==> flow/design.v <==
module pow_5_pipe
(
    input             clock,
    input      [17:0] n,
    output reg [17:0] n_pow_5
);
    reg [17:0] n_1, n_2, n_3;
    reg [17:0] n_pow_2, n_pow_3, n_pow_4;
    always @(posedge clock)
    begin
        n_1 <= n;
        n_2 <= n_1;
        n_3 <= n_2;
        n_pow_2 <= n * n;
        n_pow_3 <= n_pow_2 * n_1;
        n_pow_4 <= n_pow_3 * n_2;
        n_pow_5 <= n_pow_4 * n_3;
    end
endmodule
Hand-over note for pow_5_pipe

-- Reports on pow_5_pipe
Module pow_5_pipe before and after one edit of its RTL, step after step.
Lines under "unedited" count in the file above, lines under "edited" in the edited file.
"difference" is "edited" less "unedited", of the values as shown; "rel. change" is that difference over "unedited", in percent.
Cell names lack the library's common part.
The mark - stands for no value.
- top module: pow_5_pipe
- clock input: clock
- standard-cell library: sky130hd
- library corner: tt_025C_1v80

-- Diff
Unified diff, file above to edited file.
The edited RTL no longer does the same as the RTL above: the edit was made by script, with no optimisation intended.
begin of diff
@@ -9,5 +9,4 @@
     always @(posedge clock)
     begin
-        n_1 <= n;
         n_2 <= n_1;
         n_3 <= n_2;
@@ -17,3 +16,4 @@
         n_pow_5 <= n_pow_4 * n_3;
     end
+    always @(*) n_1 = n;
 endmodule
end of diff

-- After elaboration
Counts by Yosys on the flattened word-level netlist (proc, flatten, opt, wreduce; memories kept). Register bits leave out memories and registers merged into their read ports (data or address); mux counts leave out enables and synchronous resets folded into registers. Print and check cells are left out. Cells with the same type and inputs are merged into one.
- storage and ports (what ; unedited ; edited ; difference ; rel. change (%)):
    flip-flop bits (word level) ; 126 ; 108 ; -18 ; -14.29
    input port bits ; 19 ; 19 ; 0 ; 0.00
    output and inout port bits ; 18 ; 18 ; 0 ; 0.00
    elaborated cells ; 11 ; 10 ; -1 ; -9.09
- cells by class (what ; unedited ; edited ; difference ; rel. change (%)):
    $mul ; 4 ; 4 ; 0 ; 0.00
Operator kinds equal on both sides are left out: 1.

-- Longest topological paths
Depth = most cells in a row (Yosys ltp): at word level without a register or memory, in the mapped netlist without a sequential cell, where the memories' decode and read muxes count.
- logic depth (what ; unedited ; edited ; difference ; rel. change (%)):
    depth after elaboration ; 1 ; 1 ; 0 ; 0.00
    ABC_AREA ; 0 ; 0 ; - ; -
    depth in mapped cells ; 22 ; 22 ; 0 ; 0.00
    gate-level depth less buffers ; 21 ; 21 ; 0 ; 0.00

-- Netlist
The flow's flattened synthesis, as Yosys stat reports it; memories are mapped. The netlist is that of the ABC_AREA named above (0 if unset); the other value can give another one.
- cell types (cell type ; unedited ; edited ; difference ; rel. change (%)):
    dfxtp_1 ; 122 ; 106 ; -16 ; -13.11
    clkbuf_1 ; 59 ; 66 ; +7 ; +11.86
    o21ai_0 ; 10 ; 16 ; +6 ; +60.00
    o21ai_1 ; 10 ; 4 ; -6 ; -60.00
    and2_1 ; 284 ; 287 ; +3 ; +1.06
    xnor2_1 ; 125 ; 126 ; +1 ; +0.80
    xor2_1 ; 31 ; 30 ; -1 ; -3.23
    nor2_1 ; 22 ; 21 ; -1 ; -4.55
    buf_2 ; 4 ; 5 ; +1 ; +25.00
    a31o_1 ; 1 ; 0 ; -1 ; -100.00
    a31o_2 ; 0 ; 1 ; +1 ; -
    nor4_1 ; 0 ; 1 ; +1 ; -
Cell types equal on both sides are left out: 31.
- synthesis totals (what ; unedited ; edited ; difference ; rel. change (%)):
    cell count ; 2316 ; 2311 ; -5 ; -0.22
    cell area after synthesis (um^2) ; 21147.8 ; 20880.0 ; -267.8 ; -1.27
    area of sequential cells (um^2) ; 2442.3 ; 2122.0 ; -320.3 ; -13.11
    flip-flops ; 122 ; 106 ; -16 ; -13.11
    buffer cells ; 63 ; 71 ; +8 ; +12.70

-- Worst setup path after synthesis
Path of least setup slack by OpenSTA after synthesis, without wires, with an ideal clock, recovery checks aside; 20% of the period is set as input and as output delay. Where synthesis merged equal registers, the netlist keeps one of their names.
- timing post-synthesis (what ; unedited ; edited ; difference ; rel. change (%)):
    path kind ; input port to flip-flop ; input port to flip-flop ; - ; -
    start ; input n[3] ; input n[5] ; - ; -
    end ; register n_pow_2[16] ; register n_pow_2[16] ; - ; -
    period (ps) ; 6400 ; 6400 ; 0 ; 0.00
    external input delay (ps) ; 1280 ; 1280 ; 0 ; 0.00
    setup time (ps) ; 70 ; 70 ; 0 ; -
    launch time at the first pin (ps) ; 1280 ; 1280 ; 0 ; 0.00
    data arrival time (ps) ; 5883 ; 6094 ; +211 ; +3.59
    required time (ps) ; 6330 ; 6330 ; 0 ; 0.00
    path slack (ps) ; 447 ; 236 ; -211 ; -
    delay of the path (ps) ; 4673 ; 4884 ; +211 ; +4.52
    stages on the path ; 18 ; 18 ; 0 ; 0.00
    buffers on the path ; 1 ; 2 ; +1 ; +100.00
    synthesis period reached (ps) ; 5953 ; 6164 ; +211 ; +3.54
"delay of the path" is the arrival time less input delay plus setup time.
"stages on the path" counts driving pins, that of a launching flip-flop among them; a cell with two outputs on the path counts twice.
"synthesis period reached" is the clock period less the worst setup slack; recovery checks do not enter. This is arithmetic on one report: input and output delays are still those of the set period (20% each).
Between the ends stands the longest chain of elaborated cells between them, by number of cells; it is not shown to be the way that was timed. Of several equally long chains one is given.
A line is the first line of the expression or statement that the cell stems from. Yosys adds cells for indexed reads and writes and turns some case tables into memories.
Between the ends, post-synthesis, unedited:
- path through: clkbuf_1 -> and2_1 -> inv_1 -> fa_1 -> fa_1 -> inv_1 -> fa_1 -> fa_1 -> fa_1 -> inv_1 -> fa_1 -> inv_1 -> ha_1 -> or3_1 -> o21ai_0 -> a21oi_1 -> a41oi_1 -> a21boi_1
- cells in the longest elaborated chain at 1
- noted elaborated cells on any way between the ends: 1
- noted source lines of those cells: 1
- those cells by class: mul (1)
- RTL lines, path post-synthesis, unedited (what ; line ; RTL):
    start: declaration ; 4 ; input      [17:0] n,
    18-bit by 18-bit multiplier with 18-bit output ; 14 ; n_pow_2 <= n * n;
    end: assignment ; 14 ;
    end: declaration ; 8 ; reg [17:0] n_pow_2, n_pow_3, n_pow_4;
Between the ends, post-synthesis, edited:
- path through: clkbuf_1 -> clkbuf_1 -> nand2_1 -> fa_1 -> fa_1 -> inv_1 -> fa_1 -> fa_1 -> fa_1 -> inv_1 -> fa_1 -> inv_1 -> ha_1 -> or3_1 -> o21ai_0 -> a21oi_1 -> a41oi_1 -> a21boi_1
- cells in the longest elaborated chain at 1
- noted elaborated cells on any way between the ends: 1
- noted source lines of those cells: 1
- those cells by class: mul (1)
- RTL lines, path post-synthesis, edited (what ; line ; RTL):
    start: declaration ; 4 ; input      [17:0] n,
    18-bit by 18-bit multiplier with 18-bit output ; 13 ; n_pow_2 <= n * n;
    end: assignment ; 13 ;
    end: declaration ; 8 ; reg [17:0] n_pow_2, n_pow_3, n_pow_4;

-- Path in the finished layout
Path of least setup slack in the final report of each run of pair 1 (OpenROAD, finished layout, wires in). Where an end is a register, its clock arrival counts in the times.
The report prints the path's times to 10 ps; the period is as set.
- timing post-layout (what ; unedited ; edited ; difference ; rel. change (%)):
    path kind ; input port to flip-flop ; input port to flip-flop ; - ; -
    start ; input n[8] ; input n[5] ; - ; -
    end ; register n_pow_2[16] ; register n_pow_3[16] ; - ; -
    period (ps) ; 6230 ; 6230 ; 0 ; 0.00
    external input delay (ps) ; 1250 ; 1250 ; 0 ; 0.00
    setup time (ps) ; 60 ; 70 ; +10 ; -
    launch time at the first pin (ps) ; 1250 ; 1250 ; 0 ; 0.00
    data arrival time (ps) ; 6370 ; 6350 ; -20 ; -0.31
    required time (ps) ; 6640 ; 6530 ; -110 ; -1.66
    path slack (ps) ; 260 ; 180 ; -80 ; -
    stages on the path ; 19 ; 20 ; +1 ; +5.26
    buffers on the path ; 1 ; 3 ; +2 ; +200.00
Between the ends stands the longest chain of elaborated cells between them, by number of cells; it is not shown to be the way that was timed. Of several equally long chains one is given.
Between the ends, post-layout, unedited:
- path through: clkdlybuf4s50_1 -> nand2_1 -> inv_1 -> fa_1 -> inv_1 -> fa_1 -> fa_1 -> inv_1 -> fa_1 -> fa_1 -> inv_1 -> fa_1 -> inv_1 -> ha_1 -> or3_1 -> o21ai_0 -> a21oi_1 -> a41oi_1 -> a21boi_1
- cells in the longest elaborated chain at 1
- noted elaborated cells on any way between the ends: 1
- noted source lines of those cells: 1
- those cells by class: mul (1)
- RTL lines, path post-layout, unedited (what ; line ; RTL):
    start: declaration ; 4 ; input      [17:0] n,
    18-bit by 18-bit multiplier with 18-bit output ; 14 ; n_pow_2 <= n * n;
    end: assignment ; 14 ;
    end: declaration ; 8 ; reg [17:0] n_pow_2, n_pow_3, n_pow_4;
Between the ends, post-layout, edited:
- path through: clkdlybuf4s50_1 -> buf_4 -> buf_4 -> and2_1 -> fa_1 -> inv_1 -> fa_1 -> inv_1 -> fa_1 -> inv_1 -> fa_1 -> fa_1 -> fa_1 -> inv_1 -> ha_1 -> a21oi_2 -> o31ai_2 -> a21o_1 -> a21oi_1 -> xnor2_1
- cells in the longest elaborated chain at 1
- noted elaborated cells on any way between the ends: 1
- noted source lines of those cells: 1
- those cells by class: mul (1)
- RTL lines, path post-layout, edited (what ; line ; RTL):
    start: declaration ; 4 ; input      [17:0] n,
    18-bit by 18-bit multiplier with 18-bit output ; 14 ; n_pow_3 <= n_pow_2 * n_1;
    end: assignment ; 14 ;
    end: declaration ; 8 ; reg [17:0] n_pow_2, n_pow_3, n_pow_4;

-- Layout results
Both versions went through the flow (Yosys, OpenROAD) with the same settings in each pair. Constraints: input delay and output delay 20% of the set period each, output load 0.01 pF.
Settings, pair 1:
- noted period_ns: 6.23
- noted CAP_MARGIN: 20
- CORE_MARGIN: 2
- CORE_UTILIZATION at 40
- SLEW_MARGIN: 20
- final reports, pair 1 (what ; unedited ; edited ; difference ; rel. change (%)):
    cell area after synthesis (um^2) ; 21147.8 ; 20880.0 ; -267.8 ; -1.27
    die outline area (um^2) ; 54725.6 ; 54044.6 ; -681.0 ; -1.24
    post-layout utilization (%) ; 44.2 ; 44.6 ; +0.4 ; -
    worst setup slack after layout (ps) ; 264 ; 177 ; -87 ; -

End of note.
